==> flow/design.v <==
module memory_controller( CLK_48MHZ,RESET,SDRAM_STATUS,READ_CMD, GEIG_DATA, MAG_DATA, BA_READ,COL_READ, ROW_READ, 
BA_WRITE, COL_WRITE, ROW_WRITE
,NEXT_READ,NEXT_WRITE,DATA_OUT,BA_OUT,COL_OUT,ROW_OUT,CMD_OUT);
input CLK_48MHZ,RESET,SDRAM_STATUS, READ_CMD;
input [79:0] GEIG_DATA;
input [79:0] MAG_DATA;
input [1:0] BA_READ;
input [8:0] COL_READ;
input [12:0] ROW_READ;
input [1:0] BA_WRITE;
input [8:0] COL_WRITE;
input [12:0] ROW_WRITE;
output NEXT_READ, NEXT_WRITE;
output [15:0] DATA_OUT;
output [1:0] BA_OUT;
output [8:0] COL_OUT;
output [12:0] ROW_OUT;
output [1:0] CMD_OUT;
reg [79:0] geig_prev;
reg [79:0] geig_buffer;
parameter new_geig_cmd =2'b01;
parameter num_geig_cycles = 5;
reg [79:0] mag_prev;
reg [79:0] mag_buffer;
parameter new_mag_cmd =2'b10;
parameter num_mag_cycles = 5;
reg [79:0] data_buffer;
reg read_prev;
parameter new_read_cmd = 2'b11;
reg [23:0] read_address;
reg [23:0] write_address;
reg [7:0] schedule;
reg [2:0] num_cycles;
reg [2:0] write_count;
reg busy_hold;
reg next_write;
reg next_read;
reg [1:0] ba_out;
reg [12:0] row_out;
reg [8:0] col_out;
reg [15:0] data_out;
reg [1:0] cmd_out;
assign NEXT_WRITE = next_write;
assign NEXT_READ = next_read;
assign CMD_OUT = cmd_out;
assign BA_OUT = ba_out;
assign ROW_OUT = row_out;
assign COL_OUT = col_out;
assign DATA_OUT = data_out;
always @(posedge CLK_48MHZ or negedge RESET)
begin
if (RESET==1'b0) begin
    schedule = 8'b00000000;
    busy_hold = 1'b0;
    write_count=4'b0000;
    next_write<=0;
    next_read<=0;
    cmd_out<=2'b00;
    num_cycles=0;
    ba_out<=0;
    row_out<=0;
    col_out<=0;
    data_out<=0;
    write_address=0;
    read_address=0;
    mag_prev=80'b0;
    geig_prev=80'b0;
end else begin
write_address = {BA_WRITE,COL_WRITE,ROW_WRITE};
read_address = {BA_READ,COL_READ,ROW_READ};
if ((schedule[1:0] ==2'b00) && (RESET==1'b1)) begin
    schedule=schedule>>2;
end
if ((geig_prev!=GEIG_DATA) && (RESET==1'b1)) begin
    geig_buffer[79:0] = GEIG_DATA;
    geig_prev = GEIG_DATA;
    if (schedule[1:0] == 2'b00) begin
        schedule[1:0] = new_geig_cmd;
    end else if (schedule[3:2] ==2'b00) begin
        schedule[3:2] = new_geig_cmd;
    end else if (schedule[5:4] == 2'b00) begin
        schedule[5:4] = new_geig_cmd;
    end else begin
        schedule[7:6] = new_geig_cmd;
    end
end else begin
    geig_prev= GEIG_DATA;
end
if ((mag_prev!=MAG_DATA) && (RESET==1'b1)) begin
    mag_buffer[79:0] = MAG_DATA;
    mag_prev = MAG_DATA;
    if (schedule[1:0] == 2'b00) begin
        schedule[1:0] = new_mag_cmd;
    end else if (schedule[3:2] ==2'b00) begin
        schedule[3:2] = new_mag_cmd;
    end else if (schedule[5:4] == 2'b00) begin
        schedule[5:4] = new_mag_cmd;
    end else begin
        schedule[7:6] = new_mag_cmd;
    end
end else begin
    mag_prev=MAG_DATA;
end
if ((READ_CMD ==1'b1) && (read_prev ==1'b0) && (RESET==1'b1))begin
    read_prev=READ_CMD;
    if (schedule[1:0] == 2'b00) begin
        schedule[1:0] = new_read_cmd;
    end else if (schedule[3:2] ==2'b00) begin
        schedule[3:2] = new_read_cmd;
    end else if (schedule[5:4] == 2'b00) begin
        schedule[5:4] = new_read_cmd;
    end else begin
        schedule[7:6] = new_read_cmd;
    end
end else begin
    read_prev = READ_CMD;
end
if (((schedule[1:0] == new_geig_cmd) || (schedule[1:0] == new_mag_cmd)) && (RESET==1'b1)) begin
    if ((schedule[1:0] == new_geig_cmd) && (write_count==0)) begin
        num_cycles=num_geig_cycles;
        data_buffer[79:0] = geig_buffer;
    end else if ((schedule[1:0] == new_mag_cmd) && (write_count==0)) begin
        num_cycles = num_mag_cycles;
        data_buffer[79:0]=mag_buffer;
    end
    if (write_count<num_cycles) begin
        if ((SDRAM_STATUS==1'b1) && (busy_hold==1)) begin
            cmd_out<=2'b00;
        end
        if ((busy_hold==1'b1)&&(SDRAM_STATUS==1'b0)) begin
            next_write<=1'b1;
            data_buffer = data_buffer >>16;
            busy_hold=1'b0;
            write_count=write_count+1;
        end else if ((SDRAM_STATUS==1'b0) && (busy_hold==0)) begin
            next_write<=1'b0;
            cmd_out<=2'b10;
            ba_out<=BA_WRITE;
            row_out<=ROW_WRITE;
            col_out<=COL_WRITE;
            data_out<=data_buffer[15:0];
            busy_hold=1'b1;
        end
    end else if (write_count==num_cycles) begin
        write_count=0;
        schedule=schedule>>2;
    end
end else if ((schedule[1:0]==new_read_cmd) && (RESET==1'b1)) begin
    if (read_address == write_address) begin 
        schedule=schedule>>2;
    end else begin
        if ((SDRAM_STATUS==1'b1) && (busy_hold==1)) begin
            cmd_out<=2'b00;
        end    
        if ((SDRAM_STATUS==1'b0) && (busy_hold==1)) begin
            next_read<=1'b1;
            busy_hold=0;
            schedule=schedule>>2;
        end else if ((SDRAM_STATUS==1'b0) && (busy_hold==0)) begin
            next_read<=1'b0;
            cmd_out<=2'b01;
            ba_out<=BA_READ;
            row_out<=ROW_READ;
            col_out<=COL_READ;
            busy_hold=1'b1;
        end
    end
end
end  
end
endmodule
module sdram_interface(CLK_48MHZ,RESET,TIMESTAMP,A_IN_BANK,A_IN_COL,A_IN_ROW,D_IN,CMD_IN,
SDRAM_DQ_IN,SDRAM_DQ_OUT,SDRAM_DQ_OE,
SDRAM_A0,SDRAM_A1,SDRAM_A2,SDRAM_A3,SDRAM_A4,SDRAM_A5,SDRAM_A6,SDRAM_A7,SDRAM_A8,SDRAM_A9,SDRAM_A10,SDRAM_A11,
SDRAM_A12,
SDRAM_CLK_EN,SDRAM_BA0,SDRAM_BA1,SDRAM_CKE,SDRAM_CS,SDRAM_RAS,SDRAM_CAS,SDRAM_WE,SDRAM_DQML,SDRAM_DQMU,
STATUS,DATA_READ);
parameter t_rc = 4;  
parameter t_ras = 3;  
parameter t_rcd= 1;  
parameter t_rp = 2;  
parameter t_dpl = 1;  
parameter t_rrd =1;  
parameter t_ref = 1;  
input CLK_48MHZ;
input RESET;
input [23:0] TIMESTAMP;
input [1:0] CMD_IN;  
input [1:0] A_IN_BANK;
input [8:0] A_IN_COL;
input [12:0] A_IN_ROW;
input [15:0] D_IN;
input [15:0] SDRAM_DQ_IN;
output [15:0] SDRAM_DQ_OUT;
output SDRAM_DQ_OE;
output SDRAM_A0,SDRAM_A1,SDRAM_A2,SDRAM_A3,SDRAM_A4,SDRAM_A5,SDRAM_A6,SDRAM_A7,SDRAM_A8,SDRAM_A9,SDRAM_A10,
SDRAM_A11,SDRAM_A12,
SDRAM_CLK_EN,SDRAM_BA0,SDRAM_BA1,SDRAM_CKE,SDRAM_CS,SDRAM_RAS,SDRAM_CAS,SDRAM_WE,SDRAM_DQML,SDRAM_DQMU;
output STATUS;
output [15:0] DATA_READ;
reg busy;
assign STATUS=busy;
reg [15:0] dout;  
reg weVAL;  
assign SDRAM_DQ_OUT = dout;
assign SDRAM_DQ_OE = weVAL;
reg [15:0] dread;  
assign DATA_READ[0] = dread[0];
assign DATA_READ[1] = dread[1];
assign DATA_READ[2] = dread[2];
assign DATA_READ[3] = dread[3];
assign DATA_READ[4] = dread[4];
assign DATA_READ[5] = dread[5];
assign DATA_READ[6] = dread[6];
assign DATA_READ[7] = dread[7];
assign DATA_READ[8] = dread[8];
assign DATA_READ[9] = dread[9];
assign DATA_READ[10] = dread[10];
assign DATA_READ[11] = dread[11];
assign DATA_READ[12] = dread[12];
assign DATA_READ[13] = dread[13];
assign DATA_READ[14] = dread[14];
assign DATA_READ[15] = dread[15];
reg [12:0] address;
assign SDRAM_A0 = address[0];
assign SDRAM_A1 = address[1];
assign SDRAM_A2 = address[2];
assign SDRAM_A3 = address[3];
assign SDRAM_A4 = address[4];
assign SDRAM_A5 = address[5];
assign SDRAM_A6 = address[6];
assign SDRAM_A7 = address[7];
assign SDRAM_A8 = address[8];
assign SDRAM_A9 = address[9];
assign SDRAM_A10 = address[10];
assign SDRAM_A11 = address[11];
assign SDRAM_A12 = address[12];
reg pwr_up_hold;
reg pwr_stabalize;
reg [3:0] init_counter;
reg [23:0] ts_delay;
assign SDRAM_CLK_EN = pwr_stabalize;  
reg cke;
reg cs;
reg ras;
reg cas;
reg we;
reg ba0;
reg ba1;
reg dqmu;
reg dqml;
assign SDRAM_CKE = cke;
assign SDRAM_CS =  cs;
assign SDRAM_RAS=  ras;
assign SDRAM_CAS=  cas;
assign SDRAM_WE=   we;
assign SDRAM_BA0=  ba0;
assign SDRAM_BA1=  ba1;
assign SDRAM_DQMU= dqmu;
assign SDRAM_DQML= dqml;
reg write_cycle;
reg write_exit;
reg [3:0] write_counter;
reg read_cycle;
reg [3:0] read_counter;
reg read_exit;
reg idle_cycle;
always @(negedge CLK_48MHZ or negedge RESET)
begin
if (RESET==1'b0) begin
    weVAL<=1'b0;
    pwr_up_hold=1'b1;
    busy=1'b1;
    pwr_stabalize=1'b0;
    init_counter=4'b0;
    write_cycle=1'b0;
    write_exit=1'b0;
    write_counter=4'b0;
    read_cycle=1'b0;
    read_counter=4'b0;
    read_exit=1'b0;
    idle_cycle=1'b0;
    dout<=0;
    address=0;
    dread<=0;
    ts_delay=0;
    cke<=1'b0;
    cs<=1'b0;
    ras<=1'b0;
    cas<=1'b0;
    we<=1'b0;
    ba0<=1'b0;
    ba1<=1'b0;
    dqmu<=1'b0;
    dqml<=1'b0;
end else begin
    if (busy==0) begin
        if (CMD_IN==2) begin
            write_cycle=1;
            write_exit=0;
        end else if (CMD_IN==1) begin
            read_cycle=1;
            read_exit=0;
        end else begin
            idle_cycle=1;
        end
    end
    if (write_cycle==1) begin
        if (write_counter==t_rc+t_ras+2) begin
            cke<=0;
            cs<=0;
            ras<=0;
            cas<=0;
            we<=1;
            address=13'b0;
            busy=0;
            write_cycle=0;
            write_counter=0;
            write_exit=1;
        end
        if ((write_counter>t_rc+t_ras) && (write_counter<t_rc+t_ras+2)) begin
            cke<=1;
            cs<=0;
            ras<=1;
            cas<=1;
            we<=1;
            dqml<=1;
            dqmu<=1;
            weVAL<=0;
            address=13'b0;
            write_counter=write_counter+1;
        end
        if (write_counter==t_rc+t_ras) begin
            cke<=1;
            cs<=0;
            ras<=1;
            cas<=0;
            we<=0;
            address[8:0] = A_IN_COL;
            address[10] =1;
            weVAL<=1;
            dout<=D_IN;  
            write_counter=write_counter+1;
        end
        if ((write_counter>t_rc) && (write_counter<t_rc+t_ras)) begin
            cke<=1;
            cs<=0;
            ras<=1;
            cas<=1;
            we<=1;
            address=13'b0;
            write_counter=write_counter+1;
        end
        if (write_counter==t_rc) begin
            cke<=1;
            cs<=0;
            ras<=0;
            cas<=1;
            we<=1;
            dqmu<=0;
            dqml<=0;
            ba0<=A_IN_BANK[0];
            ba1<=A_IN_BANK[1];
            address=A_IN_ROW;
            write_counter=write_counter+1;
        end
        if ((write_counter>0) && (write_counter<t_rc)) begin
            cke<=1;
            cs<=0;
            ras<=1;
            cas<=1;
            we<=1;
            address=13'b0;
            write_counter=write_counter+1;
        end
        if ((write_counter==0) && (write_exit==0)) begin
            cke<=1;
            cs<=0;
            ras<=1;
            cas<=1;
            we<=1;
            busy=1;
            write_counter=write_counter+1;
        end
    end
    if (read_cycle==1) begin
        if (read_counter==t_rc+t_ras+5) begin
            cke<=0;
            cs<=0;
            ras<=0;
            cas<=0;
            we<=1;
            address=13'b0;
            busy=0;
            read_cycle=0;
            read_counter=0;
            read_exit=1;
        end
        if (read_counter==t_rc+t_ras+4) begin
            cke<=1;
            cs<=0;
            ras<=1;
            cas<=1;
            we<=1;
            dqmu<=1;
            dqml<=1;
            address=13'b0;
            read_counter=read_counter+1;
        end
        if (read_counter==t_rc+t_ras+3) begin
            cke<=1;
            cs<=0;
            ras<=1;
            cas<=1;
            we<=1;
            dread<=SDRAM_DQ_IN;
            address=13'b0;
            read_counter=read_counter+1;
        end
        if ((read_counter>t_rc+t_ras) && (read_counter<t_rc+t_ras+3)) begin
            cke<=1;
            cs<=0;
            ras<=1;
            cas<=1;
            we<=1;
            address=13'b0;
            read_counter=read_counter+1;
        end
        if (read_counter==t_rc+t_ras) begin
            cke<=1;
            cs<=0;
            ras<=1;
            cas<=0;
            we<=1;
            address[8:0] = A_IN_COL;
            address[10] =1; 
            dread<= 16'b0;
            read_counter=read_counter+1;
        end
        if ((read_counter>t_rc) && (read_counter<t_rc+t_ras)) begin
            cke<=1;
            cs<=0;
            ras<=1;
            cas<=1;
            we<=1;
            address=13'b0;
            read_counter=read_counter+1;
        end
        if (read_counter==t_rc) begin
            cke<=1;
            cs<=0;
            ras<=0;
            cas<=1;
            we<=1;
            dqmu<=0;
            dqml<=0;
            ba0<=A_IN_BANK[0];
            ba1<=A_IN_BANK[1];
            address=A_IN_ROW;
            read_counter=read_counter+1;
        end
        if ((read_counter>0) && (read_counter<t_rc)) begin
            cke<=1;
            cs<=0;
            ras<=1;
            cas<=1;
            we<=1;
            address=13'b0;
            read_counter=read_counter+1;
        end
        if ((read_counter==0) && (read_exit==0)) begin
            cke<=1;
            cs<=0;
            ras<=1;
            cas<=1;
            we<=1;
            busy=1;
            read_counter=read_counter+1;
        end
    end
    if (pwr_up_hold==1'b1) begin
        if (TIMESTAMP < 2) begin
            cke<=1'b0;
            cs<=1'b0;
            dqml<=1'b0;
            dqmu<=1'b0;
            dout<=16'b0;
            busy=1;
        end else if ((TIMESTAMP>=2)&&(TIMESTAMP<4)) begin
            pwr_stabalize=1'b1;
            cke<=1'b1;
            dqml<=1'b1;
            dqmu<=1'b1;
        end else if (TIMESTAMP>=4) begin  
            if (init_counter==t_rp+1+t_rc+1+1) begin
                cke<=0;
                cs<=0;
                ras<=0;
                cas<=0;
                we<=1;
                address=13'b0;
                pwr_up_hold=1'b0;  
                busy=0;
            end
            if (init_counter==t_rp+1+t_rc+1) begin
                cke<=1;
                cs<=0;
                ras<=1;
                cas<=1;
                we<=1;
                address=13'b0;
                init_counter=init_counter+1;
            end
            if (init_counter==t_rp+1+t_rc) begin
                cke<=1;
                cs<=0;
                ras<=0;
                cas<=0;
                we<=0;
                ba1<=0;
                ba0<=1;
                address=13'b0001000100000;
                init_counter=init_counter+1;
            end
            if ((init_counter>t_rp+1) && (init_counter<t_rp+1+t_rc)) begin
                cke<=1;
                cs<=0;
                ras<=1;
                cas<=1;
                we<=1;
                address=13'b0;
                init_counter=init_counter+1;
            end
            if ((init_counter==t_rp+1) && (TIMESTAMP==ts_delay)) begin
                cke<=1;
                cs<=0;
                ras<=1;
                cas<=1;
                we<=1;
                init_counter=init_counter+1;
            end
            if ((init_counter==t_rp+1) && (TIMESTAMP!=ts_delay)) begin
                cke<=0;
                cs<=0;
                ras<=1;
                cas<=1;
                we<=1;
                address=13'b0;
            end
            if (init_counter==t_rp) begin
                cke<=0;
                cs<=0;
                ras<=0;
                cas<=0;
                we<=1;
                address=13'b0;
                init_counter=init_counter+1;
                ts_delay=TIMESTAMP+1;
            end
            if ((init_counter>0) && (init_counter<t_rp)) begin
                cke<=1;
                cs<=0;
                ras<=1;
                cas<=1;
                we<=1;
                address=13'b0;
                init_counter=init_counter+1;
            end
            if (init_counter==0) begin
                cke<=1;
                cs<=0;
                ras<=0;
                cas<=1;
                we<=0;
                address[10]=1;
                init_counter=init_counter+1;
            end
        end
    end
end  
end
endmodule
module read_buffer( CLK_48MHZ,RESET,NEXT_BYTE,DATA_READ,ROW_WRITE,READ_CMD,BYTE_OUT);
input CLK_48MHZ, RESET, NEXT_BYTE;
input [15:0] DATA_READ;
input [12:0] ROW_WRITE;
output READ_CMD;
output [7:0] BYTE_OUT;
reg read_cmd;
reg [1:0] init_stage;
reg [8:0] init_wait;
reg [7:0] byte_out;
reg [1:0] position;
reg next_byte_prev;
reg [15:0] buffer_a;
reg [15:0] buffer_b;
assign BYTE_OUT = byte_out;
assign READ_CMD = read_cmd;
always @(posedge CLK_48MHZ or negedge RESET) begin
    if (RESET==1'b0) begin
        read_cmd<=1'b0;
        position<= 2'b00;
        byte_out<=8'b0;
        next_byte_prev<=1'b0;
        init_stage=1;
        init_wait=0;
        buffer_a<=0;
        buffer_b<=0;
    end else begin
        next_byte_prev<=NEXT_BYTE;
        if ((NEXT_BYTE==1'b1) && (next_byte_prev==1'b0) && (init_stage==0)) begin
            if (position==2'b00) begin
                byte_out<=buffer_a[7:0];
                position<=position+1;
            end else if (position==2'b01) begin
                byte_out<=buffer_a[15:8];
                position<=position+1;
            end else if (position==2'b10) begin
                byte_out<=buffer_b[7:0];
                position<=position+1;
            end else begin
                byte_out<=buffer_b[15:8];
                position<=2'b00;
            end
        end
        if ((init_stage==1) && (ROW_WRITE>=13'b0000000000011)) begin
            read_cmd<=1'b1;
            init_stage=2;
        end
        if (init_stage==2) begin
            if (init_wait<300) begin
                buffer_a<=DATA_READ;
                init_wait=init_wait+1;
            end else if ((init_wait>=300) && (init_wait<400)) begin
                read_cmd<=1'b0;
                init_wait=init_wait+1;
            end else if (init_wait>=400) begin
                read_cmd<=1'b1;
                init_wait=0;
                init_stage=0;
            end 
        end
        if ((position==2'b00) && (init_stage==0)) begin
            read_cmd<=1'b1;
        end
        if ((position==2'b01) && (init_stage==0)) begin
            read_cmd<=1'b0;
            buffer_b<=DATA_READ;
        end
        if ((position==2'b10) && (init_stage==0)) begin
            read_cmd<=1'b1;
        end
        if ((position==2'b11) && (init_stage==0)) begin
            buffer_a<=DATA_READ;
            read_cmd<=1'b0;
        end
    end
end
endmodule
module write_address_traversal( CLK,RESET,NEXT, BA_WRITE_OUT, ROW_WRITE_OUT,COL_WRITE_OUT );
input CLK, NEXT, RESET;
output [1:0] BA_WRITE_OUT;
output [8:0] COL_WRITE_OUT;
output [12:0] ROW_WRITE_OUT;
reg [23:0] current_count;
reg next_prev;  
assign BA_WRITE_OUT = current_count[23:22];
assign COL_WRITE_OUT = current_count[21:13];
assign ROW_WRITE_OUT = current_count[12:0];
always @(negedge CLK or negedge RESET)
begin
if (RESET==1'b0) begin
    current_count=24'b0;
    next_prev=1'b0;
end else begin
    if (NEXT && !next_prev) begin
    if (current_count == 24'b111111111111111111111111) begin
        current_count = 24'b0;
    end else begin
        current_count = current_count+1;
    end
end
    next_prev = NEXT;
end
end
endmodule
module read_address_traversal( CLK,NEXT,RESET, BA_READ_OUT, ROW_READ_OUT,COL_READ_OUT );
input CLK,NEXT,RESET;
output [1:0] BA_READ_OUT;
output [8:0] COL_READ_OUT;
output [12:0] ROW_READ_OUT;
reg [23:0] current_count;
reg next_prev;  
assign BA_READ_OUT = current_count[23:22];
assign COL_READ_OUT = current_count[21:13];
assign ROW_READ_OUT = current_count[12:0];
always @(negedge CLK or negedge RESET)
begin
if (RESET==1'b0) begin
    current_count=24'b0;
    next_prev=1'b0;
end else begin
    if (NEXT && !next_prev) begin
    if (current_count == 24'b111111111111111111111111) begin
        current_count = 24'b0;
    end else begin
        current_count = current_count+1;
    end
    end
    next_prev = NEXT;
    end
end
endmodule
module sdram_logger (
    input         clk,           
    input         rst_n,         
    input  [23:0] timestamp,     
    input  [79:0] geig_data,     
    input  [79:0] mag_data,      
    input         next_byte,     
    input  [15:0] sdram_dq_in,   
    output [15:0] sdram_dq_out,  
    output        sdram_dq_oe,   
    output [12:0] sdram_a,
    output [1:0]  sdram_ba,
    output        sdram_clk_en,
    output        sdram_cke,
    output        sdram_cs,
    output        sdram_ras,
    output        sdram_cas,
    output        sdram_we,
    output        sdram_dqml,
    output        sdram_dqmu,
    output [7:0]  byte_out       
);
wire        sdram_status;
wire [15:0] data_read;
wire        next_read, next_write, read_cmd;
wire [15:0] mc_data_out;
wire [1:0]  mc_ba_out, mc_cmd_out;
wire [8:0]  mc_col_out;
wire [12:0] mc_row_out;
wire [1:0]  ba_read, ba_write;
wire [8:0]  col_read, col_write;
wire [12:0] row_read, row_write;
memory_controller memory_controller_0(
    .CLK_48MHZ    ( clk ),
    .RESET        ( rst_n ),
    .SDRAM_STATUS ( sdram_status ),
    .READ_CMD     ( read_cmd ),
    .GEIG_DATA    ( geig_data ),
    .MAG_DATA     ( mag_data ),
    .BA_READ      ( ba_read ),
    .COL_READ     ( col_read ),
    .ROW_READ     ( row_read ),
    .BA_WRITE     ( ba_write ),
    .COL_WRITE    ( col_write ),
    .ROW_WRITE    ( row_write ),
    .NEXT_READ    ( next_read ),
    .NEXT_WRITE   ( next_write ),
    .DATA_OUT     ( mc_data_out ),
    .BA_OUT       ( mc_ba_out ),
    .COL_OUT      ( mc_col_out ),
    .ROW_OUT      ( mc_row_out ),
    .CMD_OUT      ( mc_cmd_out )
);
read_address_traversal read_address_traversal_0(
    .CLK          ( clk ),
    .NEXT         ( next_read ),
    .RESET        ( rst_n ),
    .BA_READ_OUT  ( ba_read ),
    .ROW_READ_OUT ( row_read ),
    .COL_READ_OUT ( col_read )
);
write_address_traversal write_address_traversal_0(
    .CLK           ( clk ),
    .RESET         ( rst_n ),
    .NEXT          ( next_write ),
    .BA_WRITE_OUT  ( ba_write ),
    .ROW_WRITE_OUT ( row_write ),
    .COL_WRITE_OUT ( col_write )
);
read_buffer read_buffer_0(
    .CLK_48MHZ ( clk ),
    .RESET     ( rst_n ),
    .NEXT_BYTE ( next_byte ),
    .DATA_READ ( data_read ),
    .ROW_WRITE ( row_write ),
    .READ_CMD  ( read_cmd ),
    .BYTE_OUT  ( byte_out )
);
sdram_interface sdram_interface_0(
    .CLK_48MHZ    ( clk ),
    .RESET        ( rst_n ),
    .TIMESTAMP    ( timestamp ),
    .A_IN_BANK    ( mc_ba_out ),
    .A_IN_COL     ( mc_col_out ),
    .A_IN_ROW     ( mc_row_out ),
    .D_IN         ( mc_data_out ),
    .CMD_IN       ( mc_cmd_out ),
    .SDRAM_DQ_IN  ( sdram_dq_in ),
    .SDRAM_DQ_OUT ( sdram_dq_out ),
    .SDRAM_DQ_OE  ( sdram_dq_oe ),
    .SDRAM_A0  ( sdram_a[0] ),  .SDRAM_A1  ( sdram_a[1] ),  .SDRAM_A2  ( sdram_a[2] ),
    .SDRAM_A3  ( sdram_a[3] ),  .SDRAM_A4  ( sdram_a[4] ),  .SDRAM_A5  ( sdram_a[5] ),
    .SDRAM_A6  ( sdram_a[6] ),  .SDRAM_A7  ( sdram_a[7] ),  .SDRAM_A8  ( sdram_a[8] ),
    .SDRAM_A9  ( sdram_a[9] ),  .SDRAM_A10 ( sdram_a[10] ), .SDRAM_A11 ( sdram_a[11] ),
    .SDRAM_A12 ( sdram_a[12] ),
    .SDRAM_CLK_EN ( sdram_clk_en ),
    .SDRAM_BA0    ( sdram_ba[0] ),
    .SDRAM_BA1    ( sdram_ba[1] ),
    .SDRAM_CKE    ( sdram_cke ),
    .SDRAM_CS     ( sdram_cs ),
    .SDRAM_RAS    ( sdram_ras ),
    .SDRAM_CAS    ( sdram_cas ),
    .SDRAM_WE     ( sdram_we ),
    .SDRAM_DQML   ( sdram_dqml ),
    .SDRAM_DQMU   ( sdram_dqmu ),
    .STATUS       ( sdram_status ),
    .DATA_READ    ( data_read )
);
endmodule
Hand-over note for sdram_logger

# From RTL to reports: sdram_logger

Each step is given for the RTL above and for the edited RTL.
Lines under "original" count in the file above, lines under "edited" in the edited file.
"difference" is "edited" less "original", of the values as shown.
Operators carry their Yosys type and port widths (W data, S select, Z words).
Library cell names are shortened.
A cell with n/a has no value.

Design top: sdram_logger
Clock input: clk
Library: sky130hd
Library corner: tt_025C_1v80

# Edit of the RTL

The edit as a unified diff against the file above.
The edited RTL no longer does the same as the RTL above: the edit was made by script, with no optimisation intended.

```diff
@@ -635,5 +635,5 @@
                 read_cmd<=1'b0;
                 init_wait=init_wait+1;
-            end else if (init_wait>=400) begin
+            end else if (init_wait<400) begin
                 read_cmd<=1'b1;
                 init_wait=0;
```

# After elaboration

Yosys after proc, flatten, opt, wreduce and memory -nomap, before mapping. Memory bits, and registers merged into a memory's read port (data or address), are not among the register bits. Print and check cells are not counted. Equal cells are merged and count once.

Bit counts:

| element                    | original | edited | difference |
| register bits              | 663      | 663    | 0 |
| bits of input ports        | 203      | 203    | 0 |
| output and inout port bits | 48       | 48     | 0 |
| cells after elaboration    | 667      | 666    | -1 |

Operators by class:

| element                          | original | edited | difference |
| add/subtract/negate cells        | 27       | 27     | 0 |
| order comparisons                | 26       | 25     | -1 |
| equality and inequality tests    | 35       | 35     | 0 |
| multiplexer cells                | 438      | 438    | 0 |
| bitwise gates (word level)       | 11       | 11     | 0 |
| reductions and logical operators | 77       | 77     | 0 |

Operators with widths:

| kind                 | original | edited | difference |
| $ge A9 B9 Y1 const B | 2        | 1      | -1 |

Operator kinds equal on both sides are left out: 55.

# Depth

Yosys ltp: most cells in a row. Word level: on the elaborated netlist, between registers, memories and ports. Mapped: between sequential cells and ports; inverters and the memories' decode and read muxes count.

Depth:

| element                       | original | edited | difference |
| depth after elaboration       | 49       | 49     | 0 |
| ABC_AREA                      | 0        | 0      | n/a |
| mapped depth                  | 35       | 37     | +2 |
| gate-level depth less buffers | 34       | 36     | +2 |

# Synthesis result

The flow's flattened synthesis, as Yosys stat reports it; memories are mapped. The netlist is that of the ABC_AREA named above (0 if unset); the other value can give another one.

Synthesis totals:

| element               | original | edited  | difference |
| mapped cells          | 3105     | 3040    | -65 |
| synthesis area (µm²)  | 33469.6  | 32926.6 | -543.0 |
| sequential area (µm²) | 17775.8  | 17775.8 | 0.0 |
| flip-flops            | 662      | 662     | 0 |
| buffers               | 191      | 172     | -19 |

Cell types:

| cell      | original | edited | difference |
| a21oi_1   | 137      | 216    | +79 |
| o21ai_0   | 288      | 214    | -74 |
| xnor2_1   | 199      | 128    | -71 |
| xor2_1    | 83       | 146    | +63 |
| nor2_1    | 201      | 148    | -53 |
| inv_1     | 127      | 172    | +45 |
| mux2i_1   | 109      | 153    | +44 |
| nand2_1   | 268      | 307    | +39 |
| o211ai_1  | 40       | 2      | -38 |
| o21ba_2   | 34       | 1      | -33 |
| o32a_1    | 2        | 34     | +32 |
| nand2b_1  | 19       | 48     | +29 |
| a2bb2oi_1 | 31       | 3      | -28 |
| mux2_2    | 116      | 89     | -27 |
| nand4_1   | 69       | 49     | -20 |
| o21ai_1   | 3        | 23     | +20 |
| a31oi_1   | 30       | 11     | -19 |
| o2bb2ai_1 | 19       | 1      | -18 |

Cell types equal on both sides are left out: 14.
Not every row of either side is listed.
The figures by module come from a second, unflattened synthesis with its own total; it is not the netlist above.

Unflattened totals:

| element                                 | original | edited  | difference |
| cell total of the unflattened synthesis | 3046     | 3019    | -27 |
| area (unflattened synthesis) (µm²)      | 33193.1  | 33069.2 | -123.9 |

Each row is one instance without its submodules.

By module, original:

| module                  | instances | cells | area (µm²) | seq. area (µm²) |
| memory_controller       | 1         | 1670  | 20822.5    | 12667.1 |
| sdram_interface         | 1         | 897   | 7148.1     | 2454.9 |
| read_buffer             | 1         | 238   | 2756.4     | 1402.6 |
| read_address_traversal  | 1         | 122   | 1251.2     | 625.6 |
| write_address_traversal | 1         | 119   | 1214.9     | 625.6 |
| sdram_logger            | 1         | 0     | 0.0        | 0.0 |

By module, edited:

| module                  | instances | cells | area (µm²) | seq. area (µm²) |
| memory_controller       | 1         | 1670  | 20822.5    | 12667.1 |
| sdram_interface         | 1         | 897   | 7148.1     | 2454.9 |
| read_buffer             | 1         | 211   | 2632.5     | 1402.6 |
| read_address_traversal  | 1         | 122   | 1251.2     | 625.6 |
| write_address_traversal | 1         | 119   | 1214.9     | 625.6 |
| sdram_logger            | 1         | 0     | 0.0        | 0.0 |

# Measured runs

Both versions went through the flow (Yosys, OpenROAD) with the same settings in each pair. Constraints: input delay and output delay 20% of the set period each, output load 0.01 pF.

Flow settings, pair 1:
CORE_UTILIZATION: 40
period_ns: 13.1
CAP_MARGIN: 20
CORE_MARGIN: 2
SLEW_MARGIN: 20

Results, pair 1:

| element                            | original | edited   | difference |
| synthesis area (µm²)               | 33469.6  | 32926.6  | -543.0 |
| area of the die (µm²)              | 86004.4  | 84628.6  | -1375.8 |
| utilization after routing (%)      | 47.4     | 47.2     | -0.2 |
| setup slack of the worst path (ns) | 0.778    | 1.001    | +0.223 |
| final worst hold slack (ns)        | 0.429    | 0.420    | -0.009 |
| total power after layout (W)       | 0.005065 | 0.007355 | +0.002290 |

Flow settings, pair 2:
CAP_MARGIN: 5
CORE_ASPECT_RATIO: 0.7
CORE_MARGIN: 7
CORE_UTILIZATION: 36
CTS_CLUSTER_DIAMETER: 204
CTS_CLUSTER_SIZE: 19
GPL_ROUTABILITY_DRIVEN: 1
MIN_ROUTING_LAYER: met1
PLACE_DENSITY_LB_ADDON: 0.13
SETUP_SLACK_MARGIN: 0.18
period_ns: 15.1
SLEW_MARGIN: 20

Results, pair 2:

| element                            | original | edited   | difference |
| synthesis area (µm²)               | 33469.6  | 32926.6  | -543.0 |
| area of the die (µm²)              | 101840.0 | 100262.0 | -1578.0 |
| utilization after routing (%)      | 41.5     | 41.5     | 0.0 |
| setup slack of the worst path (ns) | 1.037    | 1.377    | +0.340 |
| final worst hold slack (ns)        | 0.425    | 0.425    | 0.000 |
| total power after layout (W)       | 0.003684 | 0.005779 | +0.002095 |

"total power after layout" is the tool's figure for a default switching activity; nothing was simulated.

End of note.
